==> flow/design.v <==
module alu_unit(
    input wire [3:0] alu_operand1,  
    input wire [3:0] alu_operand2,  
    input wire [2:0] alu_op,        
    output reg [3:0] alu_result,    
    output reg zero_flag,           
    output reg negative_flag,       
    output reg carry_flag,          
    output reg overflow_flag        
);
    always @(*) begin
        alu_result = 4'h0;
        zero_flag = 1'b0;
        negative_flag = 1'b0;
        carry_flag = 1'b0;
        overflow_flag = 1'b0;
        case (alu_op)
            3'b000: begin  
                alu_result = alu_operand1 + alu_operand2;
                carry_flag = (alu_operand1 + alu_operand2) > 4'b1111;  
                overflow_flag = ((!alu_operand1[3] && !alu_operand2[3] && alu_result[3]) || (alu_operand1[3] && alu_operand2[3] && !alu_result[3]));  
            end
            3'b001: begin  
                alu_result = alu_operand1 - alu_operand2;
                carry_flag = (alu_operand1 >= alu_operand2);  
                overflow_flag = ((alu_operand1[3] && !alu_operand2[3] && !alu_result[3]) || (!alu_operand1[3] && alu_operand2[3] && alu_result[3]));  
            end
            3'b010: begin  
                alu_result = alu_operand1 & alu_operand2;
            end
            3'b011: begin  
                alu_result = alu_operand1 | alu_operand2;
            end
            3'b100: begin  
                alu_result = alu_operand1 ^ alu_operand2;
            end
            3'b101: begin  
                alu_result = ($signed(alu_operand1) < $signed(alu_operand2)) ? 4'h1 : 4'h0;
            end
            default: begin
                alu_result = 4'h0;  
            end
        endcase
        if (alu_result == 4'h0)
            zero_flag = 1'b1;
        if (alu_result[3] == 1'b1)  
            negative_flag = 1'b1;
    end
endmodule
module archon_hazard_override_unit (
    input wire                 clk,  
    input wire                 rst_n,  
    input wire [7:0]           internal_entropy_score_val,  
    input wire [15:0]          chaos_score_val,             
    input wire                 anomaly_detected_val,        
    input wire [7:0]           branch_miss_rate_tracker,    
    input wire [7:0]           cache_miss_rate_tracker,     
    input wire [7:0]           exec_pressure_tracker,       
    input wire [1:0]           ml_predicted_action,  
    input wire [20:0]          scaled_flush_threshold,      
    input wire [20:0]          scaled_stall_threshold,      
    output reg                override_flush_sig,          
    output reg                override_stall_sig,          
    output reg [1:0]          hazard_detected_level        
);
    reg [3:0] W_entropy;  
    reg [3:0] W_chaos;  
    reg [3:0] W_branch;  
    reg [3:0] W_cache;  
    reg [3:0] W_exec;  
    wire [11:0] weighted_entropy_score;    
    wire [19:0] weighted_chaos_score;      
    wire [11:0] weighted_branch_miss_score;  
    wire [11:0] weighted_cache_miss_score;   
    wire [11:0] weighted_exec_pressure_score;  
    wire [20:0] total_combined_hazard_score;  
    always @(*) begin
        case (ml_predicted_action)
            2'b00: begin  
                W_entropy = 4'd8;    
                W_chaos   = 4'd7;
                W_branch  = 4'd5;    
                W_cache   = 4'd6;
                W_exec    = 4'd4;    
            end
            2'b01: begin  
                W_entropy = 4'd10;  
                W_chaos   = 4'd9;
                W_branch  = 4'd7;    
                W_cache   = 4'd8;
                W_exec    = 4'd3;    
            end
            2'b10: begin  
                W_entropy = 4'd12;  
                W_chaos   = 4'd11;
                W_branch  = 4'd9;    
                W_cache   = 4'd10;
                W_exec    = 4'd2;    
            end
            2'b11: begin  
                W_entropy = 4'd15;  
                W_chaos   = 4'd15;  
                W_branch  = 4'd13;  
                W_cache    = 4'd14;  
                W_exec    = 4'd1;    
            end
            default: begin  
                W_entropy = 4'd8; W_chaos = 4'd7; W_branch = 4'd5; W_cache = 4'd6; W_exec = 4'd4;
            end
        endcase
    end
    assign weighted_entropy_score   = internal_entropy_score_val * W_entropy;
    assign weighted_chaos_score     = chaos_score_val * W_chaos;
    assign weighted_branch_miss_score = branch_miss_rate_tracker * W_branch;
    assign weighted_cache_miss_score    = cache_miss_rate_tracker * W_cache;  
    assign weighted_exec_pressure_score = exec_pressure_tracker * W_exec;
    assign total_combined_hazard_score =
        weighted_entropy_score +
        weighted_chaos_score +
        weighted_branch_miss_score +
        weighted_cache_miss_score +
        weighted_exec_pressure_score;
    always @(*) begin
        override_flush_sig = 1'b0;  
        override_stall_sig = 1'b0;  
        hazard_detected_level = 2'b00;  
        if (anomaly_detected_val) begin
            override_flush_sig = 1'b1;
            hazard_detected_level = 2'b11;  
        end else begin
            if (total_combined_hazard_score > scaled_flush_threshold) begin
                override_flush_sig = 1'b1;
                hazard_detected_level = 2'b10;  
            end else if (total_combined_hazard_score > scaled_stall_threshold) begin
                override_stall_sig = 1'b1;
                hazard_detected_level = 2'b01;  
            end else begin
                override_flush_sig = 1'b0;
                override_stall_sig = 1'b0;
                hazard_detected_level = 2'b00;  
            end
        end
    end
endmodule
module branch_target_buffer(
    input wire clk,
    input wire reset,
    input wire [3:0] pc_in,              
    input wire [3:0] branch_resolved_pc,  
    input wire branch_resolved_pc_valid,  
    input wire [3:0] branch_resolved_target_pc,  
    input wire branch_resolved_taken,  
    output wire [3:0] predicted_next_pc,  
    output wire predicted_taken          
);
    reg [4:0] btb_table [0:15];  
    integer i;  
    assign predicted_next_pc = btb_table[pc_in][3:0];
    assign predicted_taken = btb_table[pc_in][4];
    always @(posedge clk or posedge reset) begin
        if (reset) begin
            for (i = 0; i < 16; i = i + 1) begin  
                btb_table[i] <= 5'b0_0000;
            end
        end else begin
            if (branch_resolved_pc_valid) begin
                btb_table[branch_resolved_pc] <= {branch_resolved_taken, branch_resolved_target_pc};
            end
        end
    end
endmodule
module chaos_detector(
    input wire clk,
    input wire reset,
    input wire branch_mispredicted,  
    input wire [3:0] mem_access_addr,  
    input wire [3:0] data_mem_read_data,  
    output reg [15:0] chaos_score_out  
);
    always @(posedge clk or posedge reset) begin
        if (reset) begin
            chaos_score_out <= 16'h0000;
        end else begin
            if (branch_mispredicted) begin
                chaos_score_out <= chaos_score_out + 16'h0100;  
            end
            if (mem_access_addr == 4'hF && data_mem_read_data == 4'h5) begin  
                chaos_score_out <= chaos_score_out + 16'h0050;
            end
            if (chaos_score_out > 16'h0000) begin
                chaos_score_out <= chaos_score_out - 16'h0001;
            end
        end
    end
endmodule
module data_mem(
    input wire clk,              
    input wire reset,            
    input wire mem_write_enable,  
    input wire mem_read_enable,   
    input wire [3:0] addr,        
    input wire [3:0] write_data,  
    output reg [3:0] read_data    
);
    reg [3:0] dmem [0:15];  
    integer i;  
    always @(posedge clk or posedge reset) begin
        if (reset) begin
            for (i = 0; i < 16; i = i + 1) begin
                dmem[i] <= 4'h0;
            end
        end else if (mem_write_enable) begin
            dmem[addr] <= write_data;
        end
    end
    always @(posedge clk or posedge reset) begin
        if (reset) begin
            read_data <= 4'h0;
        end else if (mem_read_enable) begin
            read_data <= dmem[addr];
        end
    end
endmodule
module entropy_trigger_decoder(
    input wire [7:0] entropy_in,     
    output reg [1:0] signal_class    
);
    parameter THRESHOLD_LOW_TO_MID = 8'd85;      
    parameter THRESHOLD_MID_TO_CRITICAL = 8'd170;  
    always @(*) begin
        if (entropy_in <= THRESHOLD_LOW_TO_MID) begin
            signal_class = 2'b00;  
        end else if (entropy_in <= THRESHOLD_MID_TO_CRITICAL) begin
            signal_class = 2'b01;  
        end else begin
            signal_class = 2'b10;  
        end
    end
endmodule
module fsm_entropy_overlay (
    input wire clk,
    input wire rst_n,  
    input wire [1:0] ml_predicted_action,     
    input wire [7:0] internal_entropy_score,  
    input wire internal_hazard_flag,          
    input wire [1:0] classified_entropy_level,  
    input wire [2:0] instr_type,              
    input wire analog_lock_override,          
    input wire analog_flush_override,         
    input wire quantum_override_signal,       
    input wire shock_detected_in,             
    input wire [1:0] mission_profile_in,        
    input wire override_authentication_valid_in,  
    input wire [7:0] entropy_threshold_fsm_in,  
    output reg [1:0] fsm_state,               
    output reg [7:0] entropy_log_out,         
    output reg [2:0] instr_type_log_out       
);
    localparam STATE_NORMAL    = 2'b00;  
    localparam STATE_STALL     = 2'b01;  
    localparam STATE_FLUSH     = 2'b10;  
    localparam STATE_LOCK      = 2'b11;  
    localparam ML_OK    = 2'b00;  
    localparam ML_STALL = 2'b01;  
    localparam ML_FLUSH = 2'b10;  
    localparam ML_LOCK  = 2'b11;  
    localparam ENTROPY_LOW      = 2'b00;  
    localparam ENTROPY_MID      = 2'b01;  
    localparam ENTROPY_CRITICAL = 2'b10;  
    localparam INSTR_TYPE_ALU    = 3'b000;  
    localparam INSTR_TYPE_LOAD   = 3'b001;  
    localparam INSTR_TYPE_STORE  = 3'b010;  
    localparam INSTR_TYPE_BRANCH = 3'b011;  
    localparam INSTR_TYPE_JUMP   = 3'b100;  
    localparam INSTR_TYPE_OTHER  = 3'b111;  
    localparam MISSION_NORMAL     = 2'b00;
    localparam MISSION_HIGH_THREAT= 2'b01;
    localparam MISSION_DIAGNOSTIC = 2'b10;
    reg [1:0] current_state, next_state;
    always @(posedge clk or negedge rst_n) begin
        if (!rst_n) begin
            current_state <= STATE_NORMAL;
            entropy_log_out <= 8'h00;
            instr_type_log_out <= INSTR_TYPE_OTHER;
        end else begin
            current_state <= next_state;
            entropy_log_out <= internal_entropy_score;
            instr_type_log_out <= instr_type;
        end
    end
    always @(*) begin
        next_state = current_state;
        if (quantum_override_signal) begin
            next_state = STATE_LOCK;
        end
        else if (override_authentication_valid_in && analog_lock_override) begin
            next_state = STATE_LOCK;
        end
        else if (override_authentication_valid_in && analog_flush_override) begin
            next_state = STATE_FLUSH;
        end
        else if (shock_detected_in) begin
            if (current_state == STATE_STALL || current_state == STATE_FLUSH) begin
                next_state = STATE_LOCK;
            end else begin  
                next_state = STATE_FLUSH;
            end
        end
        else begin
            case (current_state)
                STATE_NORMAL: begin
                    case (ml_predicted_action)
                        ML_STALL: next_state = STATE_STALL;
                        ML_FLUSH: next_state = STATE_FLUSH;
                        ML_LOCK:  next_state = STATE_LOCK;
                        default: begin  
                            if (internal_hazard_flag) begin
                                next_state = STATE_STALL;  
                            end
                            else if (classified_entropy_level == ENTROPY_CRITICAL) begin
                                if (mission_profile_in == MISSION_HIGH_THREAT) begin
                                    next_state = STATE_LOCK;  
                                end else begin
                                    next_state = STATE_FLUSH;
                                end
                            end
                            else if (internal_entropy_score > entropy_threshold_fsm_in) begin  
                                if (mission_profile_in == MISSION_HIGH_THREAT) begin
                                    next_state = STATE_FLUSH;  
                                end else begin
                                    next_state = STATE_STALL;  
                                end
                            end
                            else if (classified_entropy_level == ENTROPY_MID) begin
                                case (instr_type)
                                    INSTR_TYPE_BRANCH, INSTR_TYPE_JUMP: next_state = STATE_STALL;
                                    INSTR_TYPE_LOAD, INSTR_TYPE_STORE: begin
                                        if (mission_profile_in == MISSION_HIGH_THREAT) begin
                                            next_state = STATE_FLUSH;  
                                        end else begin
                                            next_state = STATE_STALL;
                                        end
                                    end
                                    default: next_state = STATE_NORMAL;  
                                endcase
                            end
                        end
                    endcase
                end
                STATE_STALL: begin
                    case (ml_predicted_action)
                        ML_FLUSH: next_state = STATE_FLUSH;
                        ML_LOCK:  next_state = STATE_LOCK;
                        default: begin  
                            if (ml_predicted_action == ML_OK &&
                                !internal_hazard_flag &&
                                classified_entropy_level == ENTROPY_LOW &&
                                internal_entropy_score <= entropy_threshold_fsm_in) begin
                                next_state = STATE_NORMAL;  
                            end
                        end
                    endcase
                end
                STATE_FLUSH: begin
                    case (ml_predicted_action)
                        ML_LOCK: next_state = STATE_LOCK;
                        default: begin  
                            if (ml_predicted_action == ML_OK &&
                                !internal_hazard_flag &&
                                classified_entropy_level == ENTROPY_LOW &&
                                internal_entropy_score <= entropy_threshold_fsm_in) begin
                                next_state = STATE_NORMAL;  
                            end
                            else if (ml_predicted_action == ML_STALL) begin
                                next_state = STATE_STALL;
                            end
                        end
                    endcase
                end
                STATE_LOCK: begin
                    if (!quantum_override_signal &&
                        !(override_authentication_valid_in && analog_lock_override) &&  
                        !shock_detected_in &&  
                        ml_predicted_action != ML_LOCK &&  
                        !internal_hazard_flag &&  
                        classified_entropy_level != ENTROPY_CRITICAL &&  
                        internal_entropy_score <= entropy_threshold_fsm_in) begin  
                        next_state = STATE_NORMAL;  
                    end else begin
                        next_state = STATE_LOCK;  
                    end
                end
                default:
                    next_state = STATE_NORMAL;  
            endcase
        end
    end
    always @(*) begin  
        fsm_state = current_state;
    end
endmodule
module instruction_ram(
    input wire clk,              
    input wire reset,            
    input wire [3:0] pc_in,      
    output wire [15:0] instr_opcode  
);
    reg [15:0] rom_data;
    always @(*) begin
        case (pc_in)
            4'd0: rom_data = 16'h1234;
            4'd1: rom_data = 16'h2452;
            4'd2: rom_data = 16'h3678;
            4'd3: rom_data = 16'h4891;
            4'd4: rom_data = 16'h5ABA;
            4'd5: rom_data = 16'h6CDE;
            4'd6: rom_data = 16'h7F01;
            4'd7: rom_data = 16'h8002;
            4'd8: rom_data = 16'h9123;
            default: rom_data = 16'h0000;
        endcase
    end
    assign instr_opcode = rom_data;
endmodule
module pattern_detector(
    input clk,
    input reset,
    input wire zero_flag_current,
    input wire negative_flag_current,
    input wire carry_flag_current,
    input wire overflow_flag_current,
    output wire anomaly_detected_out  
);
    parameter HISTORY_DEPTH = 3;  
    reg [HISTORY_DEPTH-1:0] zero_flag_history;
    reg [HISTORY_DEPTH-1:0] negative_flag_history;
    reg [HISTORY_DEPTH-1:0] carry_flag_history;
    reg [HISTORY_DEPTH-1:0] overflow_flag_history;
    always @(posedge clk or posedge reset) begin
        if (reset) begin
            zero_flag_history <= 'b0;
            negative_flag_history <= 'b0;
            carry_flag_history <= 'b0;
            overflow_flag_history <= 'b0;
        end else begin
            zero_flag_history <= {zero_flag_history[HISTORY_DEPTH-2:0], zero_flag_current};
            negative_flag_history <= {negative_flag_history[HISTORY_DEPTH-2:0], negative_flag_current};
            carry_flag_history <= {carry_flag_history[HISTORY_DEPTH-2:0], carry_flag_current};
            overflow_flag_history <= {overflow_flag_history[HISTORY_DEPTH-2:0], overflow_flag_current};
        end
    end
    wire pattern1_match;
    wire pattern2_match;
    assign pattern1_match = (!zero_flag_history[2]) && (negative_flag_history[1]) && (carry_flag_history[0]);
    assign pattern2_match = (carry_flag_history[2]) && (!overflow_flag_history[1]) && (!zero_flag_history[0]);
    assign anomaly_detected_out = pattern1_match || pattern2_match;
endmodule
module quantum_entropy_detector(
    input wire clk,
    input wire reset,
    input wire [3:0] instr_opcode,  
    input wire [3:0] alu_result,    
    input wire zero_flag,           
    output reg [7:0] entropy_score_out  
);
    always @(posedge clk or posedge reset) begin
        if (reset) begin
            entropy_score_out <= 8'h00;
        end else begin
            if (instr_opcode != 4'h9) begin  
                if (alu_result == 4'h0 && !zero_flag) begin  
                    entropy_score_out <= entropy_score_out + 8'h10;  
                end else if (entropy_score_out < 8'hFF) begin  
                    entropy_score_out <= entropy_score_out + 8'h01;
                end
            end else begin
                if (entropy_score_out > 8'h00)
                    entropy_score_out <= entropy_score_out - 8'h01;
            end
        end
    end
endmodule
module register_file(
    input wire clk,              
    input wire reset,            
    input wire regfile_write_enable,  
    input wire [2:0] write_addr,  
    input wire [3:0] write_data,  
    input wire [2:0] read_addr1,  
    input wire [2:0] read_addr2,  
    output wire [3:0] read_data1,  
    output wire [3:0] read_data2   
);
    reg [3:0] registers [0:7];
    integer i;  
    always @(posedge clk or posedge reset) begin
        if (reset) begin
            for (i = 0; i < 8; i = i + 1) begin  
                registers[i] <= 4'h0;
            end
        end else if (regfile_write_enable) begin
            if (write_addr != 3'b000) begin
                registers[write_addr] <= write_data;
            end
        end
    end
    assign read_data1 = (read_addr1 == 3'b000) ? 4'h0 : registers[read_addr1];  
    assign read_data2 = (read_addr2 == 3'b000) ? 4'h0 : registers[read_addr2];  
endmodule
module entropy_shock_filter (
    input wire clk,
    input wire reset,  
    input wire [7:0] analog_entropy_in,  
    output reg shock_detected
);
reg [7:0] prev_sample;  
reg [7:0] delta;        
parameter [7:0] THRESHOLD = 8'd20;  
always @(posedge clk or posedge reset) begin
    if (reset) begin
        prev_sample <= 8'd0;
        delta <= 8'd0;
        shock_detected <= 1'b0;
    end else begin
        if (analog_entropy_in > prev_sample) begin
            delta <= analog_entropy_in - prev_sample;
        end else begin
            delta <= prev_sample - analog_entropy_in;
        end
        prev_sample <= analog_entropy_in;
        if (delta > THRESHOLD) begin
            shock_detected <= 1'b1;
        end else begin
            shock_detected <= 1'b0;
        end
    end
end
endmodule
module trigger_authorizer (
    input wire clk,                   
    input wire rst_n,                 
    input wire [7:0] entropy_score,   
    input wire analog_spike_detected, 
    input wire ml_risk_flag,          
    input wire manual_lock,           
    output wire enable_fire            
);
    localparam [2:0]  
        IDLE            = 3'b000,  
        CHECK           = 3'b001,  
        READY_TO_FIRE   = 3'b010,  
        LOCKED          = 3'b011,  
        FORCED_ABORT    = 3'b100;  
    reg [2:0] current_state;  
    reg [2:0] next_state;     
    localparam ENTROPY_FIRE_THRESHOLD = 8'd100;  
    reg enable_fire_pulse_reg;
    always @(posedge clk or negedge rst_n) begin
        if (!rst_n) begin
            current_state <= IDLE;
            enable_fire_pulse_reg <= 1'b0;
        end else begin
            current_state <= next_state;
            if (next_state == READY_TO_FIRE && current_state != READY_TO_FIRE) begin
                enable_fire_pulse_reg <= 1'b1;  
            end else begin
                enable_fire_pulse_reg <= 1'b0;  
            end
        end
    end
    always @(*) begin
        next_state = current_state;
        if (manual_lock) begin
            next_state = LOCKED;  
        end
        else if (analog_spike_detected || ml_risk_flag || (entropy_score >= ENTROPY_FIRE_THRESHOLD)) begin
            next_state = FORCED_ABORT;  
        end
        else begin
            case (current_state)
                IDLE: begin
                    next_state = CHECK;
                end
                CHECK: begin
                    if (!analog_spike_detected && !ml_risk_flag && (entropy_score < ENTROPY_FIRE_THRESHOLD) && !manual_lock) begin
                        next_state = READY_TO_FIRE;  
                    end else begin
                        next_state = IDLE;
                    end
                end
                READY_TO_FIRE: begin
                    next_state = IDLE;
                end
                LOCKED: begin
                    next_state = LOCKED;  
                end
                FORCED_ABORT: begin
                    next_state = FORCED_ABORT;  
                end
                default: begin
                    next_state = IDLE;
                end
            endcase
        end
    end
    assign enable_fire = enable_fire_pulse_reg;
endmodule
module pipeline_cpu(
    input wire clk,
    input wire reset,  
    input wire [15:0] external_entropy_in,  
    input wire [7:0] analog_entropy_raw_in,  
    input wire [1:0] ml_predicted_action,  
    input wire ml_risk_flag_in,          
    input wire manual_lock_in,           
    input wire internal_hazard_flag_for_fsm,  
    input wire analog_lock_override_in,   
    input wire analog_flush_override_in,  
    input wire quantum_override_signal_in,  
    input wire [1:0] mission_profile_in,         
    input wire override_authentication_valid_in,  
    input wire [7:0] entropy_threshold_fsm_in,   
    output wire [3:0] debug_pc,          
    output wire [15:0] debug_instr,       
    output wire debug_stall,             
    output wire debug_flush,             
    output wire debug_lock,              
    output wire [7:0] debug_fsm_entropy_log,  
    output wire [2:0] debug_fsm_instr_type_log,  
    output wire debug_hazard_flag,       
    output wire [1:0] debug_fsm_state,   
    output wire debug_shock_detected,    
    output wire [1:0] debug_classified_entropy,  
    output wire enable_fire_pulse_out     
);
    wire rst_n = ~reset;
    reg [3:0] pc_reg;
    wire [15:0] if_instr;
    wire [3:0] if_pc_plus_1;
    reg [3:0] next_pc;
    reg [3:0] if_id_pc_plus_1_reg;
    reg [15:0] if_id_instr_reg;
    wire [3:0] id_pc_plus_1;
    wire [15:0] id_instr;
    wire [3:0] id_operand1;
    wire [3:0] id_operand2;
    wire [2:0] id_rs1_addr;
    wire [2:0] id_rs2_addr;
    wire [2:0] id_rd_addr;
    reg [2:0] id_alu_op;
    wire [3:0] id_immediate;
    wire id_reg_write_enable;
    wire id_mem_read_enable;
    wire id_mem_write_enable;
    wire id_is_branch_inst;
    wire id_is_jump_inst;
    wire [3:0] id_branch_target;
    reg [2:0] instr_type_to_fsm_comb;
    reg [2:0] instr_type_to_fsm_reg;     
    wire [3:0] ex_opcode_from_ex_stage;  
    reg [3:0] id_ex_pc_plus_1_reg;
    reg [3:0] id_ex_operand1_reg;
    reg [3:0] id_ex_operand2_reg;
    reg [2:0] id_ex_rd_addr_reg;
    reg [2:0] id_ex_alu_op_reg;
    reg id_ex_reg_write_enable_reg;
    reg id_ex_mem_read_enable_reg;
    reg id_ex_mem_write_enable_reg;
    reg id_ex_is_branch_inst_reg;
    reg id_ex_is_jump_inst_reg;
    reg [3:0] id_ex_branch_target_reg;
    reg [15:0] id_ex_instr_reg;
    reg [3:0] id_ex_branch_pc_reg;
    wire [3:0] ex_alu_operand1;
    wire [3:0] ex_alu_operand2;
    wire [3:0] ex_alu_result;
    wire ex_zero_flag;
    wire ex_negative_flag;
    wire ex_carry_flag;
    wire ex_overflow_flag;
    wire [2:0] ex_rd_addr;
    wire ex_reg_write_enable;
    wire ex_mem_read_enable;
    wire ex_mem_write_enable;
    wire ex_is_branch_inst;
    wire ex_is_jump_inst;
    wire [3:0] ex_branch_target;
    wire [3:0] ex_branch_pc;
    reg [3:0] ex_mem_alu_result_reg;
    reg [3:0] ex_mem_mem_write_data_reg;
    reg [2:0] ex_mem_rd_addr_reg;
    reg ex_mem_reg_write_enable_reg;
    reg ex_mem_mem_read_enable_reg;
    reg ex_mem_mem_write_enable_reg;
    reg ex_mem_zero_flag_reg;
    reg ex_mem_is_branch_inst_reg;
    reg ex_mem_is_jump_inst_reg;
    reg [3:0] ex_mem_pc_plus_1_reg;
    reg [3:0] ex_mem_branch_target_reg;
    reg [3:0] ex_mem_branch_pc_reg;
    wire [3:0] mem_read_data;
    wire [3:0] mem_alu_result;
    wire [2:0] mem_rd_addr;
    wire mem_reg_write_enable;
    wire mem_mem_read_enable;
    wire mem_mem_write_enable;
    wire [3:0] mem_mem_addr;
    wire branch_actual_taken;
    wire branch_mispredicted_local;
    reg branch_mispredicted;
    wire [3:0] branch_resolved_pc;
    wire [3:0] branch_resolved_target_pc;
    reg [3:0] mem_wb_write_data_reg;
    reg [2:0] mem_wb_rd_addr_reg;
    reg mem_wb_reg_write_enable_reg;
    wire [3:0] wb_write_data;
    wire [2:0] wb_rd_addr;
    wire wb_reg_write_enable;
    wire pipeline_stall;
    wire pipeline_flush;
    reg [7:0] exec_pressure_counter;
    reg [7:0] cache_miss_rate_dummy;  
    wire aho_override_flush_req;
    wire aho_override_stall_req;
    wire [1:0] aho_hazard_level;
    wire new_fsm_internal_hazard_flag;
    wire [1:0] new_fsm_control_signal;
    wire [7:0] new_fsm_entropy_log;
    wire [2:0] new_fsm_instr_type_log;
    wire shock_detected_internal;  
    localparam AHO_SCALED_FLUSH_THRESH = 21'd1000000;  
    localparam AHO_SCALED_STALL_THRESH = 21'd500000;   
    wire [1:0] classified_entropy_level_wire;  
    wire [7:0] debug_branch_miss_rate;
    reg [7:0] branch_miss_rate_counter;
    wire pd_anomaly_detected_out;
    wire pd_reset;  
    wire trigger_enable_fire_internal;
    instruction_ram i_imem (
        .clk(clk),
        .reset(reset),
        .pc_in(pc_reg),
        .instr_opcode(if_instr)
    );
    register_file i_regfile (
        .clk(clk),
        .reset(reset),
        .regfile_write_enable(wb_reg_write_enable),
        .write_addr(wb_rd_addr),
        .write_data(wb_write_data),
        .read_addr1(id_rs1_addr),
        .read_addr2(id_rs2_addr),
        .read_data1(id_operand1),
        .read_data2(id_operand2)
    );
    alu_unit i_alu (
        .alu_operand1(ex_alu_operand1),
        .alu_operand2(ex_alu_operand2),
        .alu_op(id_ex_alu_op_reg),
        .alu_result(ex_alu_result),
        .zero_flag(ex_zero_flag),
        .negative_flag(ex_negative_flag),
        .carry_flag(ex_carry_flag),
        .overflow_flag(ex_overflow_flag)
    );
    data_mem i_dmem (
        .clk(clk),
        .reset(reset),
        .mem_write_enable(mem_mem_write_enable),
        .mem_read_enable(mem_mem_read_enable),
        .addr(mem_mem_addr),
        .write_data(ex_mem_mem_write_data_reg),
        .read_data(mem_read_data)
    );
    wire [3:0] if_btb_predicted_next_pc;
    wire if_btb_predicted_taken;
    branch_target_buffer i_btb (
        .clk(clk),
        .reset(reset),
        .pc_in(pc_reg),
        .branch_resolved_pc(branch_resolved_pc),
        .branch_resolved_pc_valid(ex_mem_is_branch_inst_reg || ex_mem_is_jump_inst_reg),
        .branch_resolved_target_pc(branch_resolved_target_pc),
        .branch_resolved_taken(branch_actual_taken),
        .predicted_next_pc(if_btb_predicted_next_pc),
        .predicted_taken(if_btb_predicted_taken)
    );
    wire [3:0] qed_instr_opcode_input;
    assign qed_instr_opcode_input = id_ex_instr_reg[15:12];
    wire qed_reset = reset;
    wire [7:0] qed_entropy_score_out;  
    quantum_entropy_detector i_qed (
        .clk(clk),
        .reset(qed_reset),
        .instr_opcode(qed_instr_opcode_input),
        .alu_result(ex_alu_result),
        .zero_flag(ex_zero_flag),
        .entropy_score_out(qed_entropy_score_out)
    );
    wire cd_reset = reset;
    wire [15:0] cd_chaos_score_out;
    chaos_detector i_chaos_detector (
        .clk(clk),
        .reset(cd_reset),
        .branch_mispredicted(branch_mispredicted),
        .mem_access_addr(mem_mem_addr),
        .data_mem_read_data(mem_read_data),
        .chaos_score_out(cd_chaos_score_out)
    );
    assign pd_reset = reset;  
    pattern_detector i_pattern_detector (
        .clk(clk),
        .reset(pd_reset),
        .zero_flag_current(ex_zero_flag),
        .negative_flag_current(ex_negative_flag),
        .carry_flag_current(ex_carry_flag),
        .overflow_flag_current(ex_overflow_flag),
        .anomaly_detected_out(pd_anomaly_detected_out)
    );
    entropy_shock_filter u_entropy_shock_filter (
        .clk(clk),
        .reset(reset),
        .analog_entropy_in(analog_entropy_raw_in),
        .shock_detected(shock_detected_internal)  
    );
    always @(posedge clk or posedge reset) begin
        if (reset) begin
            branch_miss_rate_counter <= 8'h0;
        end else begin
            if (~pipeline_stall && ~pipeline_flush) begin
                if (branch_mispredicted) begin
                    if (branch_miss_rate_counter < 8'hFF) begin
                        branch_miss_rate_counter <= branch_miss_rate_counter + 8'h1;
                    end
                end else begin  
                    if (branch_miss_rate_counter > 8'h0) begin
                        branch_miss_rate_counter <= branch_miss_rate_counter - 8'h1;
                    end
                end  
            end
        end
    end
    assign debug_branch_miss_rate = branch_miss_rate_counter;
    archon_hazard_override_unit i_aho (
        .clk(clk),
        .rst_n(rst_n),
        .internal_entropy_score_val(qed_entropy_score_out),
        .chaos_score_val(cd_chaos_score_out),
        .anomaly_detected_val(pd_anomaly_detected_out),
        .branch_miss_rate_tracker(debug_branch_miss_rate),
        .cache_miss_rate_tracker(cache_miss_rate_dummy),
        .exec_pressure_tracker(exec_pressure_counter),
        .ml_predicted_action(ml_predicted_action),  
        .scaled_flush_threshold(AHO_SCALED_FLUSH_THRESH),
        .scaled_stall_threshold(AHO_SCALED_STALL_THRESH),
        .override_flush_sig(aho_override_flush_req),
        .override_stall_sig(aho_override_stall_req),
        .hazard_detected_level(aho_hazard_level)
    );
    entropy_trigger_decoder i_entropy_decoder (
        .entropy_in(analog_entropy_raw_in),  
        .signal_class(classified_entropy_level_wire)
    );
    assign ex_opcode_from_ex_stage = id_ex_instr_reg[15:12];
    always @(*) begin
        case (ex_opcode_from_ex_stage)
            4'h1, 4'h2, 4'h3, 4'h6: instr_type_to_fsm_comb = 3'b000;  
            4'h4:                   instr_type_to_fsm_comb = 3'b001;  
            4'h5:                   instr_type_to_fsm_comb = 3'b010;  
            4'h7:                   instr_type_to_fsm_comb = 3'b011;  
            4'h8:                   instr_type_to_fsm_comb = 3'b100;  
            default:                instr_type_to_fsm_comb = 3'b111;  
        endcase
    end
    always @(posedge clk or posedge reset) begin
        if (reset) begin
            instr_type_to_fsm_reg <= 3'b111;  
        end else begin
            if (~pipeline_stall && ~pipeline_flush) begin
                instr_type_to_fsm_reg <= instr_type_to_fsm_comb;
            end
        end
    end
    assign new_fsm_internal_hazard_flag = aho_override_flush_req || aho_override_stall_req || internal_hazard_flag_for_fsm;
    fsm_entropy_overlay i_entropy_fsm (
        .clk(clk),
        .rst_n(rst_n),
        .ml_predicted_action(ml_predicted_action),  
        .internal_entropy_score(qed_entropy_score_out),
        .internal_hazard_flag(new_fsm_internal_hazard_flag),
        .classified_entropy_level(classified_entropy_level_wire),
        .instr_type(instr_type_to_fsm_reg),
        .analog_lock_override(analog_lock_override_in),
        .analog_flush_override(analog_flush_override_in),
        .quantum_override_signal(quantum_override_signal_in),
        .shock_detected_in(shock_detected_internal),  
        .mission_profile_in(mission_profile_in),
        .override_authentication_valid_in(override_authentication_valid_in),
        .entropy_threshold_fsm_in(entropy_threshold_fsm_in),
        .fsm_state(new_fsm_control_signal),
        .entropy_log_out(new_fsm_entropy_log),
        .instr_type_log_out(new_fsm_instr_type_log)
    );
    trigger_authorizer i_trigger_authorizer (
        .clk(clk),
        .rst_n(rst_n),
        .entropy_score(qed_entropy_score_out),  
        .analog_spike_detected(shock_detected_internal),  
        .ml_risk_flag(ml_risk_flag_in),          
        .manual_lock(manual_lock_in),            
        .enable_fire(trigger_enable_fire_internal)  
    );
    assign enable_fire_pulse_out = trigger_enable_fire_internal;
    wire entropy_ctrl_stall;
    wire entropy_ctrl_flush;
    assign entropy_ctrl_stall = 1'b0;
    assign entropy_ctrl_flush = 1'b0;
    assign pipeline_flush = (new_fsm_control_signal == 2'b10) ||  
                            (new_fsm_control_signal == 2'b11) ||  
                            entropy_ctrl_flush;                    
    assign pipeline_stall = (new_fsm_control_signal == 2'b01) ||  
                            (new_fsm_control_signal == 2'b11) ||  
                            entropy_ctrl_stall;                    
    always @(posedge clk or posedge reset) begin
        if (reset) begin
            exec_pressure_counter <= 8'h0;
            cache_miss_rate_dummy <= 8'h0;
        end else begin
            if (pipeline_flush) begin
                exec_pressure_counter <= 8'h0;
                cache_miss_rate_dummy <= 8'h0;
            end else if (~pipeline_stall) begin
                if (id_ex_instr_reg[15:12] != 4'h9) begin  
                    if (exec_pressure_counter < 8'hFF) begin
                        exec_pressure_counter <= exec_pressure_counter + 8'h1;
                    end
                end else begin  
                    if (exec_pressure_counter > 8'h0) begin
                        exec_pressure_counter <= exec_pressure_counter - 8'h1;
                    end
                end  
                if (cache_miss_rate_dummy < 8'hFF && (exec_pressure_counter % 5 == 0)) begin
                    cache_miss_rate_dummy <= cache_miss_rate_dummy + 8'h1;
                end else if (cache_miss_rate_dummy > 8'h0 && (exec_pressure_counter % 7 == 0)) begin
                    cache_miss_rate_dummy <= cache_miss_rate_dummy - 8'h1;
                end
            end
        end
    end
    assign if_pc_plus_1 = pc_reg + 4'b0001;
    always @(posedge clk or posedge reset) begin
        if (reset) begin
            pc_reg <= 4'h0;
        end else begin
            if (pipeline_flush) begin
                pc_reg <= 4'h0;
            end else if (pipeline_stall) begin
                pc_reg <= pc_reg;
            end else begin  
                pc_reg <= next_pc;
            end  
        end
    end
    always @(*) begin
        next_pc = if_pc_plus_1;
        if (ex_mem_is_jump_inst_reg) begin
            next_pc = ex_mem_branch_target_reg;
        end else if (ex_mem_is_branch_inst_reg) begin
            if (branch_actual_taken) begin
                next_pc = ex_mem_branch_target_reg;
            end else begin  
                next_pc = ex_mem_pc_plus_1_reg;
            end  
        end else if (if_btb_predicted_taken) begin
            next_pc = if_btb_predicted_next_pc;
        end
    end
    always @(posedge clk or posedge reset) begin
        if (reset) begin
            if_id_pc_plus_1_reg <= 4'h0;
            if_id_instr_reg <= 16'h0000;
        end else begin
            if (~pipeline_flush && ~pipeline_stall) begin
                if_id_pc_plus_1_reg <= if_pc_plus_1;
                if_id_instr_reg <= if_instr;
            end
        end
    end
    assign id_pc_plus_1 = if_id_pc_plus_1_reg;
    assign id_instr = if_id_instr_reg;
    wire [3:0] id_opcode = id_instr[15:12];
    assign id_rd_addr = id_instr[11:9];
    assign id_rs1_addr = id_instr[8:6];
    assign id_rs2_addr = id_instr[5:3];
    assign id_immediate = {1'b0, id_instr[2:0]};
    assign id_reg_write_enable = (id_opcode == 4'h1 || id_opcode == 4'h2 || id_opcode == 4'h3 ||
                                  id_opcode == 4'h4 || id_opcode == 4'h6 || id_opcode == 4'h0);
    assign id_mem_read_enable  = (id_opcode == 4'h4);
    assign id_mem_write_enable = (id_opcode == 4'h5);
    assign id_is_branch_inst   = (id_opcode == 4'h7);
    assign id_is_jump_inst     = (id_opcode == 4'h8);
    assign id_branch_target     = id_instr[3:0];
    always @(*) begin
        case (id_opcode)
            4'h1: id_alu_op = 3'b000;  
            4'h2: id_alu_op = 3'b000;  
            4'h3: id_alu_op = 3'b001;  
            4'h4: id_alu_op = 3'b000;  
            4'h5: id_alu_op = 3'b000;  
            4'h6: id_alu_op = 3'b100;  
            4'h7: id_alu_op = 3'b001;  
            default: id_alu_op = 3'b000;  
        endcase
    end
    wire ex_mem_writes_to_rs1_id = ex_mem_reg_write_enable_reg && (ex_mem_rd_addr_reg == id_rs1_addr);
    wire ex_mem_writes_to_rs2_id = ex_mem_reg_write_enable_reg && (ex_mem_rd_addr_reg == id_rs2_addr);
    wire mem_wb_writes_to_rs1_id = mem_wb_reg_write_enable_reg && (mem_wb_rd_addr_reg == id_rs1_addr);
    wire mem_wb_writes_to_rs2_id = mem_wb_reg_write_enable_reg && (mem_wb_rd_addr_reg == id_rs2_addr);
    wire [3:0] forward_operand1 = (ex_mem_writes_to_rs1_id && (id_rs1_addr != 3'b000)) ? ex_mem_alu_result_reg :
                                  (mem_wb_writes_to_rs1_id && (id_rs1_addr != 3'b000)) ? mem_wb_write_data_reg :
                                  id_operand1;
    wire [3:0] forward_operand2 = (ex_mem_writes_to_rs2_id && (id_rs2_addr != 3'b000)) ? ex_mem_alu_result_reg :
                                  (mem_wb_writes_to_rs2_id && (id_rs2_addr != 3'b000)) ? mem_wb_write_data_reg :
                                  id_operand2;
    always @(posedge clk or posedge reset) begin
        if (reset) begin
            id_ex_pc_plus_1_reg <= 4'h0;
            id_ex_operand1_reg <= 4'h0;
            id_ex_operand2_reg <= 4'h0;
            id_ex_rd_addr_reg <= 3'h0;
            id_ex_alu_op_reg <= 3'h0;
            id_ex_reg_write_enable_reg <= 1'b0;
            id_ex_mem_read_enable_reg <= 1'b0;
            id_ex_mem_write_enable_reg <= 1'b0;
            id_ex_is_branch_inst_reg <= 1'b0;
            id_ex_is_jump_inst_reg <= 1'b0;
            id_ex_branch_target_reg <= 4'h0;
            id_ex_instr_reg <= 16'h0000;
            id_ex_branch_pc_reg <= 4'h0;
        end else begin
            if (~pipeline_flush && ~pipeline_stall) begin
                id_ex_pc_plus_1_reg <= id_pc_plus_1;
                id_ex_operand1_reg <= forward_operand1;
                id_ex_operand2_reg <= (id_opcode == 4'h2 || id_opcode == 4'h4 || id_opcode == 4'h5) ? id_immediate : forward_operand2;
                id_ex_rd_addr_reg <= id_rd_addr;
                id_ex_alu_op_reg <= id_alu_op;
                id_ex_reg_write_enable_reg <= id_reg_write_enable;
                id_ex_mem_read_enable_reg <= id_mem_read_enable;
                id_ex_mem_write_enable_reg <= id_mem_write_enable;
                id_ex_is_branch_inst_reg <= id_is_branch_inst;
                id_ex_is_jump_inst_reg <= id_is_jump_inst;
                id_ex_branch_target_reg <= id_branch_target;
                id_ex_instr_reg <= id_instr;
                id_ex_branch_pc_reg <= id_pc_plus_1 - 4'h1;
            end
        end
    end
    assign ex_alu_operand1 = id_ex_operand1_reg;
    assign ex_alu_operand2 = id_ex_operand2_reg;
    assign ex_rd_addr = id_ex_rd_addr_reg;
    assign ex_reg_write_enable = id_ex_reg_write_enable_reg;
    assign ex_mem_read_enable = id_ex_mem_read_enable_reg;
    assign ex_mem_write_enable = id_ex_mem_write_enable_reg;
    assign ex_is_branch_inst = id_ex_is_branch_inst_reg;
    assign ex_is_jump_inst = id_ex_is_jump_inst_reg;
    assign ex_branch_target = id_ex_branch_target_reg;
    assign ex_branch_pc = id_ex_branch_pc_reg;
    wire [3:0] actual_branch_target_calc;
    assign actual_branch_target_calc = ex_branch_pc + ex_branch_target;
    always @(posedge clk or posedge reset) begin
        if (reset) begin
            ex_mem_alu_result_reg       <= 4'h0;
            ex_mem_mem_write_data_reg   <= 4'h0;
            ex_mem_rd_addr_reg          <= 3'h0;
            ex_mem_reg_write_enable_reg <= 1'b0;
            ex_mem_mem_read_enable_reg  <= 1'b0;
            ex_mem_mem_write_enable_reg <= 1'b0;
            ex_mem_zero_flag_reg        <= 1'b0;
            ex_mem_is_branch_inst_reg   <= 1'b0;
            ex_mem_is_jump_inst_reg     <= 1'b0;
            ex_mem_pc_plus_1_reg        <= 4'h0;
            ex_mem_branch_target_reg    <= 4'h0;
            ex_mem_branch_pc_reg        <= 4'h0;
        end else begin
            if (~pipeline_flush && ~pipeline_stall) begin
                ex_mem_alu_result_reg       <= ex_alu_result;
                ex_mem_mem_write_data_reg   <= ex_alu_operand2;
                ex_mem_rd_addr_reg          <= ex_rd_addr;
                ex_mem_reg_write_enable_reg <= ex_reg_write_enable;
                ex_mem_mem_read_enable_reg  <= ex_mem_read_enable;
                ex_mem_mem_write_enable_reg <= ex_mem_write_enable;
                ex_mem_zero_flag_reg        <= ex_zero_flag;
                ex_mem_is_branch_inst_reg   <= ex_is_branch_inst;
                ex_mem_is_jump_inst_reg     <= ex_is_jump_inst;
                ex_mem_pc_plus_1_reg        <= id_ex_pc_plus_1_reg;
                ex_mem_branch_target_reg    <= actual_branch_target_calc;
                ex_mem_branch_pc_reg        <= ex_branch_pc;
            end
        end
    end
    assign mem_alu_result = ex_mem_alu_result_reg;
    assign mem_rd_addr = ex_mem_rd_addr_reg;
    assign mem_reg_write_enable = ex_mem_reg_write_enable_reg;
    assign mem_mem_read_enable = ex_mem_mem_read_enable_reg;
    assign mem_mem_write_enable = ex_mem_mem_write_enable_reg;
    assign mem_mem_addr = ex_mem_alu_result_reg;
    assign branch_actual_taken = ex_mem_is_branch_inst_reg && ex_mem_zero_flag_reg;
    assign branch_resolved_pc = ex_mem_branch_pc_reg;
    assign branch_resolved_target_pc = ex_mem_branch_target_reg;
    assign branch_mispredicted_local =
        (ex_mem_is_branch_inst_reg || ex_mem_is_jump_inst_reg) ?
            (ex_mem_is_branch_inst_reg ?
                ((if_btb_predicted_taken != branch_actual_taken) ||
                 (branch_actual_taken && (if_btb_predicted_next_pc != branch_resolved_target_pc))) :
                (ex_mem_is_jump_inst_reg && (if_btb_predicted_next_pc != branch_resolved_target_pc))) : 1'b0;
    always @(posedge clk or posedge reset) begin
        if (reset) begin
            branch_mispredicted <= 1'b0;
        end else begin
            if (~pipeline_stall && ~pipeline_flush) begin
                branch_mispredicted <= branch_mispredicted_local;
            end
        end
    end
    always @(posedge clk or posedge reset) begin
        if (reset) begin
            mem_wb_write_data_reg <= 4'h0;
            mem_wb_rd_addr_reg <= 3'h0;
            mem_wb_reg_write_enable_reg <= 1'b0;
        end else begin
            if (~pipeline_flush && ~pipeline_stall) begin
                if (mem_mem_read_enable) begin
                    mem_wb_write_data_reg <= mem_read_data;
                end else begin  
                    mem_wb_write_data_reg <= mem_alu_result;
                end  
                mem_wb_rd_addr_reg <= mem_rd_addr;
                mem_wb_reg_write_enable_reg <= mem_reg_write_enable;
            end
        end
    end
    assign wb_write_data = mem_wb_write_data_reg;
    assign wb_rd_addr = mem_wb_rd_addr_reg;
    assign wb_reg_write_enable = mem_wb_reg_write_enable_reg;
    assign debug_pc = pc_reg;
    assign debug_instr = if_instr;
    assign debug_stall = pipeline_stall;
    assign debug_flush = pipeline_flush;
    assign debug_lock = (new_fsm_control_signal == 2'b11);
    assign debug_fsm_entropy_log = new_fsm_entropy_log;
    assign debug_fsm_instr_type_log = new_fsm_instr_type_log;
    assign debug_hazard_flag = new_fsm_internal_hazard_flag;
    assign debug_fsm_state = new_fsm_control_signal;
    assign debug_shock_detected = shock_detected_internal;
    assign debug_classified_entropy = classified_entropy_level_wire;
endmodule
module archon_top (
    input wire clk,
    input wire reset,  
    input wire [15:0] external_entropy_in,  
    input wire [7:0] analog_entropy_raw,    
    input wire [1:0] ml_predicted_action,  
    input wire ml_risk_flag_top,           
    input wire manual_lock_top,            
    input wire analog_lock_override,
    input wire analog_flush_override,
    input wire quantum_override_signal,  
    input wire [1:0] mission_profile,          
    input wire override_authentication_valid,  
    input wire [7:0] entropy_threshold_fsm,    
    output wire [3:0] cpu_debug_pc,
    output wire [15:0] cpu_debug_instr,
    output wire cpu_debug_stall,
    output wire cpu_debug_flush,
    output wire cpu_debug_lock,
    output wire [7:0] cpu_debug_fsm_entropy_log,
    output wire [2:0] cpu_debug_fsm_instr_type_log,
    output wire cpu_debug_hazard_flag,
    output wire [1:0] cpu_debug_fsm_state,
    output wire cpu_debug_shock_detected,
    output wire [1:0] cpu_debug_classified_entropy,
    output wire system_enable_fire_pulse  
);
    wire archon_top_internal_hazard_to_cpu = 1'b0;  
    pipeline_cpu u_pipeline_cpu (
        .clk(clk),
        .reset(reset),
        .external_entropy_in(external_entropy_in),
        .analog_entropy_raw_in(analog_entropy_raw),
        .ml_predicted_action(ml_predicted_action),  
        .ml_risk_flag_in(ml_risk_flag_top),
        .manual_lock_in(manual_lock_top),
        .internal_hazard_flag_for_fsm(archon_top_internal_hazard_to_cpu),
        .analog_lock_override_in(analog_lock_override),
        .analog_flush_override_in(analog_flush_override),
        .quantum_override_signal_in(quantum_override_signal),
        .mission_profile_in(mission_profile),
        .override_authentication_valid_in(override_authentication_valid),
        .entropy_threshold_fsm_in(entropy_threshold_fsm),
        .debug_pc(cpu_debug_pc),
        .debug_instr(cpu_debug_instr),
        .debug_stall(cpu_debug_stall),
        .debug_flush(cpu_debug_flush),
        .debug_lock(cpu_debug_lock),
        .debug_fsm_entropy_log(cpu_debug_fsm_entropy_log),
        .debug_fsm_instr_type_log(cpu_debug_fsm_instr_type_log),
        .debug_hazard_flag(cpu_debug_hazard_flag),
        .debug_fsm_state(cpu_debug_fsm_state),
        .debug_shock_detected(cpu_debug_shock_detected),
        .debug_classified_entropy(cpu_debug_classified_entropy),
        .enable_fire_pulse_out(system_enable_fire_pulse)
    );
endmodule
From RTL to reports: archon_top
Tool output for the design above, in the order of the flow.
Lines are those of the file above, counted from 1.
Cell names lack the library's common part.
The mark n/a stands for no value.
- top: archon_top
- clock input: clk
- library: sky130hd
- library corner: tt_025C_1v80

Word level
Source: Yosys, flattened and elaborated. Widths are those after wreduce. Registers that Yosys merges into a memory's read port (data or address) are not register bits. Print and check cells do not count. Equal cells are merged and count once.
Memory sizes are those after Yosys's memory passes, which may raise the word count (mostly to a power of two), join words into wider ones and drop unused or constant bits.
- register bits after elaboration: 377
- memory bits (read-only) at 304
- clocked read ports x word width: 3
- memory cells: 2
- input bits: 44
- noted output and inout bits: 41
- cells after elaboration at 491
- memory list (memory ; words ; bits a word ; rd ports ; write ports ; RTL line ; RTL):
    (name not given) ; 16 ; 16 ; 1 ; 0 ; 410 ; case (pc_in)
    (name not given) ; 16 ; 3 ; 1 ; 0 ; 866 ; case (ex_opcode_from_ex_stage)
- noted $add $sub $neg: 23
- $mul at 5
- div/mod/pow operators: 2
- order comparisons at 22
- eq/ne operators at 114
- mux-type cells at 85
- noted bitwise operators: 5
- noted reductions and logical operators: 144
- operators by type and width (operator ; number):
    modulo 8 x 3 -> 32 bit (second input constant) ; 2
    multiplier 8 x 4 -> 12 bit ; 4
    two-way mux 8 bit ; 17
    equality test 4 bit (second input constant) ; 25
    multiplier 16 x 4 -> 20 bit ; 1
    parallel mux 5 bit (select 16 bit) ; 1
    parallel mux 4 bit (select 4 bit) ; 5
    AND reduction 2 bit ; 34
    equality test 4 x 3 -> 1 bit (second input constant) ; 17
    logical NOT 32 bit ; 2
    parallel mux 4 bit (select 16 bit) ; 1
    adder 21 x 12 -> 21 bit ; 3
    two-way mux 4 bit ; 14
    parallel mux 4 bit (select 7 bit) ; 2
    equality test 3 bit (second input constant) ; 16
    two-way mux 16 bit ; 3
    logical AND 1 bit ; 43
    equality test 3 x 2 -> 1 bit (second input constant) ; 12
    two-way mux 2 bit ; 17
    equality test 4 x 2 -> 1 bit (second input constant) ; 8
    adder 8 x 1 -> 8 bit (second input constant) ; 4
    subtractor 8 x 1 -> 8 bit (second input constant) ; 4
    greater-than comparator 8 x 1 -> 1 bit (second input constant) ; 4
    < comparator 8 bit (second input constant) ; 4
    AND reduction 3 bit ; 10
    parallel mux 4 bit (select 6 bit) ; 1
    adder 12 x 20 -> 21 bit ; 1
    greater-than comparator 21 x 19 -> 1 bit (second input constant) ; 1
Not listed: further kinds 55, cells in them 144.

Logic depth
Depth = most cells in a row (Yosys ltp): at word level without a register or memory, in the mapped netlist without a sequential cell, where the memories' decode and read muxes count.
- depth in word-level cells at 23
- ABC_AREA at 0
- mapped depth at 35
- gate-level depth less buffers: 31

Synthesis result
The flow's flattened synthesis, as Yosys stat reports it; memories are mapped. The netlist is that of the ABC_AREA named above (0 if unset); the other value can give another one.
Totals and module areas in this step are rounded.
- noted standard cells after synthesis: 2799
- mapped area at 27700 um^2
- noted sequential part of the area: 9170 um^2
- noted mapped flip-flops: 366
- noted buffer cells: 133
- cell types (cell ; number ; total area (um^2)):
    dfrtp_1 ; 358 ; 8.96E+03
    fa_1 ; 145 ; 2.9E+03
    ha_1 ; 204 ; 2.55E+03
    mux2_2 ; 225 ; 2533.68
    inv_1 ; 282 ; 1.06E+03
    o21ai_0 ; 137 ; 685.658
    a21oi_1 ; 130 ; 650.624
    nor2_1 ; 173 ; 649.373
    nand2_1 ; 165 ; 619.344
    xnor2_1 ; 58 ; 507.987
    mux2i_1 ; 45 ; 450.432
    nand2b_1 ; 69 ; 431.664
    clkbuf_1 ; 102 ; 382.867
    and2_1 ; 54 ; 337.824
    nor2b_1 ; 51 ; 319.056
    a21o_1 ; 35 ; 262.752
    nand3_1 ; 50 ; 250.24
    dfstp_2 ; 8 ; 210.202
Not listed: further types 80, cells in them 508.
The figures by module come from a second, unflattened synthesis with its own total; it is not the netlist above.
- noted cell total of the unflattened synthesis: 3187
- area (unflattened synthesis) at 30400 um^2
Rows give one instance, submodules left out.
- by module (module ; instances ; cells ; area (um^2) ; sequential area (um^2)):
    pipeline_cpu ; 1 ; 1021 ; 8520 ; 3080
    archon_hazard_override_unit ; 1 ; 866 ; 7580 ; 0.0
    (name not given) ; 1 ; 329 ; 3990 ; 2000
    data_mem ; 1 ; 255 ; 3230 ; 1700
    register_file ; 1 ; 146 ; 1650 ; 701
    entropy_shock_filter ; 1 ; 109 ; 1120 ; 425
    fsm_entropy_overlay ; 1 ; 104 ; 1010 ; 329
    chaos_detector ; 1 ; 91 ; 978 ; 400
    quantum_entropy_detector ; 1 ; 81 ; 719 ; 200
    alu_unit ; 1 ; 89 ; 674 ; 0.0
    instruction_ram ; 1 ; 50 ; 352 ; 0.0
    pattern_detector ; 1 ; 14 ; 270 ; 250
    trigger_authorizer ; 1 ; 19 ; 264 ; 151
    entropy_trigger_decoder ; 1 ; 12 ; 76.3 ; 0.0
    archon_top ; 1 ; 1 ; 3.8 ; 0.0

Path before layout
Source: OpenSTA report_checks on the synthesized netlist (no wires, ideal clock, input and output delay 20% of the period each), path of least setup slack; recovery checks are left aside. Register names are those of the netlist, which keeps one name where synthesis merged equal registers.
- path kind: in2out
- start: in ml_predicted_action[0]
- end: out cpu_debug_hazard_flag
- period: 20000 ps
- noted input delay: 4000 ps
- external output delay at 4000 ps
- launch time at the first pin at 4000 ps
- arrival time: 11586 ps
- noted required time: 16000 ps
- slack: 4414 ps
- path delay at 7586 ps
- noted stages on the path: 26
- buffers on the path: 3
- period reached after synthesis: 15586 ps
"path delay" = arrival - input delay + setup time.
At an output port there is no setup time.
"stages on the path": output pins that drive a net of the path, with the launching flip-flop's if there is one; two outputs of one cell count as two.
"period reached after synthesis" is the clock period less the worst setup slack; recovery checks do not enter. This is arithmetic on one report: input and output delays are still those of the set period (20% each).
Between the ends stands the longest chain of elaborated cells between them, by number of cells; it is not shown to be the way that was timed. Of several equally long chains one is given.
A line is the first line of the expression or statement that the cell stems from. Yosys adds cells for indexed reads and writes and turns some case tables into memories.
- cell sequence: clkbuf_1 -> clkinv_1 -> ha_1 -> clkbuf_1 -> or2_2 -> clkbuf_1 -> nand2_1 -> fa_1 -> fa_1 -> fa_1 -> inv_1 -> fa_1 -> fa_1 -> fa_1 -> inv_1 -> fa_1 -> inv_1 -> ha_1 -> a21o_1 -> a211oi_2 -> o21a_1 -> xnor2_1 -> or4_1 -> o41a_1 -> a41oi_2 -> inv_1
- noted cells in the longest elaborated chain: 12
- elaborated cells on any way between the ends: 26
- those cells by class: add/sub (4); mul (5); compare (2); eq/ne (3); mux (10); reduce/logical (2)
- ends and longest elaborated chain, post-synthesis (element ; RTL line ; RTL):
    start, declared ; 1162 ; input wire [1:0] ml_predicted_action,
    equality test 2 bit ; 78 ; case (ml_predicted_action)
    parallel mux 4 bit (select 4 bit) ; 78 ;
    multiplier 8 x 4 -> 12 bit ; 112 ;
    adder 12 x 20 -> 21 bit ; 118 ;
    adder 21 x 12 -> 21 bit (3 in a row) ; 118 ;
    greater-than comparator 21 x 19 -> 1 bit ; 134 ;
    two-way mux 1 bit ; 134 ;
    two-way mux 1 bit ; 131 ;
    two-way mux 1 bit ; 127 ; if (anomaly_detected_val) begin
    logical OR 1 bit ; 884 ; assign new_fsm_internal_hazard_flag = aho_override_flush_req || aho_override_stall_req || internal_hazard_flag ...
    end, declared ; 1178 ; output wire cpu_debug_hazard_flag,

Timing after layout
From the final timing report of stored run 1: the path of least setup slack in the routed layout; clock arrival at registers is part of the times.
The path's times are printed in steps of 10 ps; the period is the one set.
- path kind: in2out
- start: in ml_predicted_action[0]
- end: out cpu_debug_hazard_flag
- period: 17200 ps
- noted input delay: 3440 ps
- external output delay at 3440 ps
- launch time at the first pin at 3440 ps
- arrival time: 13510 ps
- noted required time: 13760 ps
- slack: 250 ps
- noted stages on the path: 29
- buffers on the path: 5
Between the ends stands the longest chain of elaborated cells between them, by number of cells; it is not shown to be the way that was timed. Of several equally long chains one is given.
- cell sequence: clkdlybuf4s50_1 -> clkbuf_2 -> clkinv_2 -> ha_1 -> clkbuf_1 -> or2_2 -> nand2_1 -> fa_1 -> fa_1 -> inv_1 -> fa_1 -> inv_1 -> fa_1 -> inv_1 -> fa_1 -> fa_1 -> fa_1 -> ha_1 -> clkbuf_1 -> o21a_1 -> o21a_1 -> o211ai_1 -> o21a_1 -> xnor2_1 -> or4_1 -> o41a_1 -> a41oi_4 -> inv_1 -> clkdlybuf4s50_1
- noted cells in the longest elaborated chain: 12
- elaborated cells on any way between the ends: 26
- those cells by class: add/sub (4); mul (5); compare (2); eq/ne (3); mux (10); reduce/logical (2)
- ends and longest elaborated chain, after layout (element ; RTL line ; RTL):
    start, declared ; 1162 ; input wire [1:0] ml_predicted_action,
    equality test 2 bit ; 78 ; case (ml_predicted_action)
    parallel mux 4 bit (select 4 bit) ; 78 ;
    multiplier 8 x 4 -> 12 bit ; 112 ;
    adder 12 x 20 -> 21 bit ; 118 ;
    adder 21 x 12 -> 21 bit (3 in a row) ; 118 ;
    greater-than comparator 21 x 19 -> 1 bit ; 134 ;
    two-way mux 1 bit ; 134 ;
    two-way mux 1 bit ; 131 ;
    two-way mux 1 bit ; 127 ; if (anomaly_detected_val) begin
    logical OR 1 bit ; 884 ; assign new_fsm_internal_hazard_flag = aho_override_flush_req || aho_override_stall_req || internal_hazard_flag ...
    end, declared ; 1178 ; output wire cpu_debug_hazard_flag,

Subject: flow runs of archon_top

Hi,

Below are 3 stored runs of the flow (Yosys, OpenROAD; platform sky130hd) on archon_top, each with its settings and what was measured, unordered. Constraints: input delay and output delay 20% of the set period each, output load 0.01 pF.
"period reached" = clock period - worst setup slack. The figure is calculated, with input and output delays left at 20% of the set period.
By "time used up by the worst setup path" is meant the share of the clock period that the worst setup path is allowed (20% is reserved at inputs, 20% at outputs), minus its slack. Clock arrival times at its registers enter into it.
"power": no workload was simulated; the value follows from the tool's default switching activity.
"time used up by the worst setup path" is known to 10 ps.
Results are given in rounded form.

Stored run 1

==> flow/run.sh <==
#!/bin/bash
# the make line also repeats the synthesis and layout settings of config.mk as NAME=value (left out here)
make -C /OpenROAD-flow-scripts/flow DESIGN_CONFIG=/design/flow/config.mk WORK_HOME=/design/flow/orfs CLKGATE_MAP_FILE= finish
==> flow/config.mk <==
export PLATFORM = sky130hd
export DESIGN_NAME = archon_top
export DESIGN_NICKNAME = archon_top
export VERILOG_FILES = /design/flow/design.v
export SDC_FILE = /design/flow/constraint.sdc
export NUM_CORES = 4
export LEC_CHECK = 0
export ABC_AREA = 0
export CAP_MARGIN = 5
export CELL_PAD_IN_SITES_DETAIL_PLACEMENT = 2
export CORE_ASPECT_RATIO = 0.89
export CORE_MARGIN = 2
export CORE_UTILIZATION = 47
export CTS_CLUSTER_DIAMETER = 146
export CTS_CLUSTER_SIZE = 100
export GPL_ROUTABILITY_DRIVEN = 1
export GPL_TIMING_DRIVEN = 0
export HOLD_SLACK_MARGIN = -0.01
export SLEW_MARGIN = 0
export TNS_END_PERCENT = 80
==> flow/constraint.sdc <==
create_clock -name core_clock -period 17.2 [get_ports {clk}]
set_input_delay 3.4400 -clock core_clock [delete_from_list [all_inputs] [get_ports {clk}]]
set_output_delay 3.4400 -clock core_clock [all_outputs]
set_load 0.01 [all_outputs]

Measured in stored run 1:
- standard-cell area after routing at 29,900 um^2
- utilization of the finished layout: 51.5 %
- noted the worst hold slack in the final report: 406 ps
- noted the sum of negative setup slack: 0 ps
- noted the time used up by the worst setup path: 10,070 ps
- worst path kind: in2out
- area inside the die boundary: 60,900 um^2
- period reached at 16,948 ps
- power at 2.20 mW
- noted the worst setup slack after layout: 252 ps
- noted the post-synthesis cell area: 27,700 um^2

Stored run 2

==> flow/run.sh <==
#!/bin/bash
# the make line also repeats the synthesis and layout settings of config.mk as NAME=value (left out here)
make -C /OpenROAD-flow-scripts/flow DESIGN_CONFIG=/design/flow/config.mk WORK_HOME=/design/flow/orfs CLKGATE_MAP_FILE= finish
==> flow/config.mk <==
export PLATFORM = sky130hd
export DESIGN_NAME = archon_top
export DESIGN_NICKNAME = archon_top
export VERILOG_FILES = /design/flow/design.v
export SDC_FILE = /design/flow/constraint.sdc
export NUM_CORES = 4
export LEC_CHECK = 0
export CAP_MARGIN = 20
export CELL_PAD_IN_SITES_DETAIL_PLACEMENT = 1
export CORE_ASPECT_RATIO = 1.18
export CORE_MARGIN = 2
export CORE_UTILIZATION = 50
export GPL_ROUTABILITY_DRIVEN = 1
export GPL_TIMING_DRIVEN = 0
export HOLD_SLACK_MARGIN = 0.29
export MAX_ROUTING_LAYER = met4
export PLACE_DENSITY = 0.54
export SLEW_MARGIN = 20
export TNS_END_PERCENT = 70
==> flow/constraint.sdc <==
create_clock -name core_clock -period 24.3 [get_ports {clk}]
set_input_delay 4.8600 -clock core_clock [delete_from_list [all_inputs] [get_ports {clk}]]
set_output_delay 4.8600 -clock core_clock [all_outputs]
set_load 0.01 [all_outputs]

Measured in stored run 2:
- power at 1.78 mW
- standard-cell area after routing at 30,700 um^2
- noted the post-synthesis cell area: 27,700 um^2
- period reached at 20,153 ps
- noted the worst hold slack in the final report: 347 ps
- utilization of the finished layout: 56.2 %
- area inside the die boundary: 57,300 um^2
- noted the time used up by the worst setup path: 10,430 ps
- worst path kind: in2out
- noted the worst setup slack after layout: 4,150 ps
- noted the sum of negative setup slack: 0 ps

Stored run 3

==> flow/run.sh <==
#!/bin/bash
# the make line also repeats the synthesis and layout settings of config.mk as NAME=value (left out here)
make -C /OpenROAD-flow-scripts/flow DESIGN_CONFIG=/design/flow/config.mk WORK_HOME=/design/flow/orfs CLKGATE_MAP_FILE= finish
==> flow/config.mk <==
export PLATFORM = sky130hd
export DESIGN_NAME = archon_top
export DESIGN_NICKNAME = archon_top
export VERILOG_FILES = /design/flow/design.v
export SDC_FILE = /design/flow/constraint.sdc
export NUM_CORES = 4
export LEC_CHECK = 0
export ABC_AREA = 0
export CAP_MARGIN = 15
export CELL_PAD_IN_SITES_DETAIL_PLACEMENT = 2
export CELL_PAD_IN_SITES_GLOBAL_PLACEMENT = 3
export CORE_ASPECT_RATIO = 0.56
export CORE_MARGIN = 4
export CORE_UTILIZATION = 69
export CTS_CLUSTER_SIZE = 75
export GPL_ROUTABILITY_DRIVEN = 0
export MAX_ROUTING_LAYER = met5
export PLACE_DENSITY_LB_ADDON = 0.22
export SETUP_SLACK_MARGIN = 1.76
export SLEW_MARGIN = 0
export TNS_END_PERCENT = 95
==> flow/constraint.sdc <==
create_clock -name core_clock -period 10.2 [get_ports {clk}]
set_input_delay 2.0400 -clock core_clock [delete_from_list [all_inputs] [get_ports {clk}]]
set_output_delay 2.0400 -clock core_clock [all_outputs]
set_load 0.01 [all_outputs]

Stored run 3: no results, placement failed with FLW-0024.

Regards
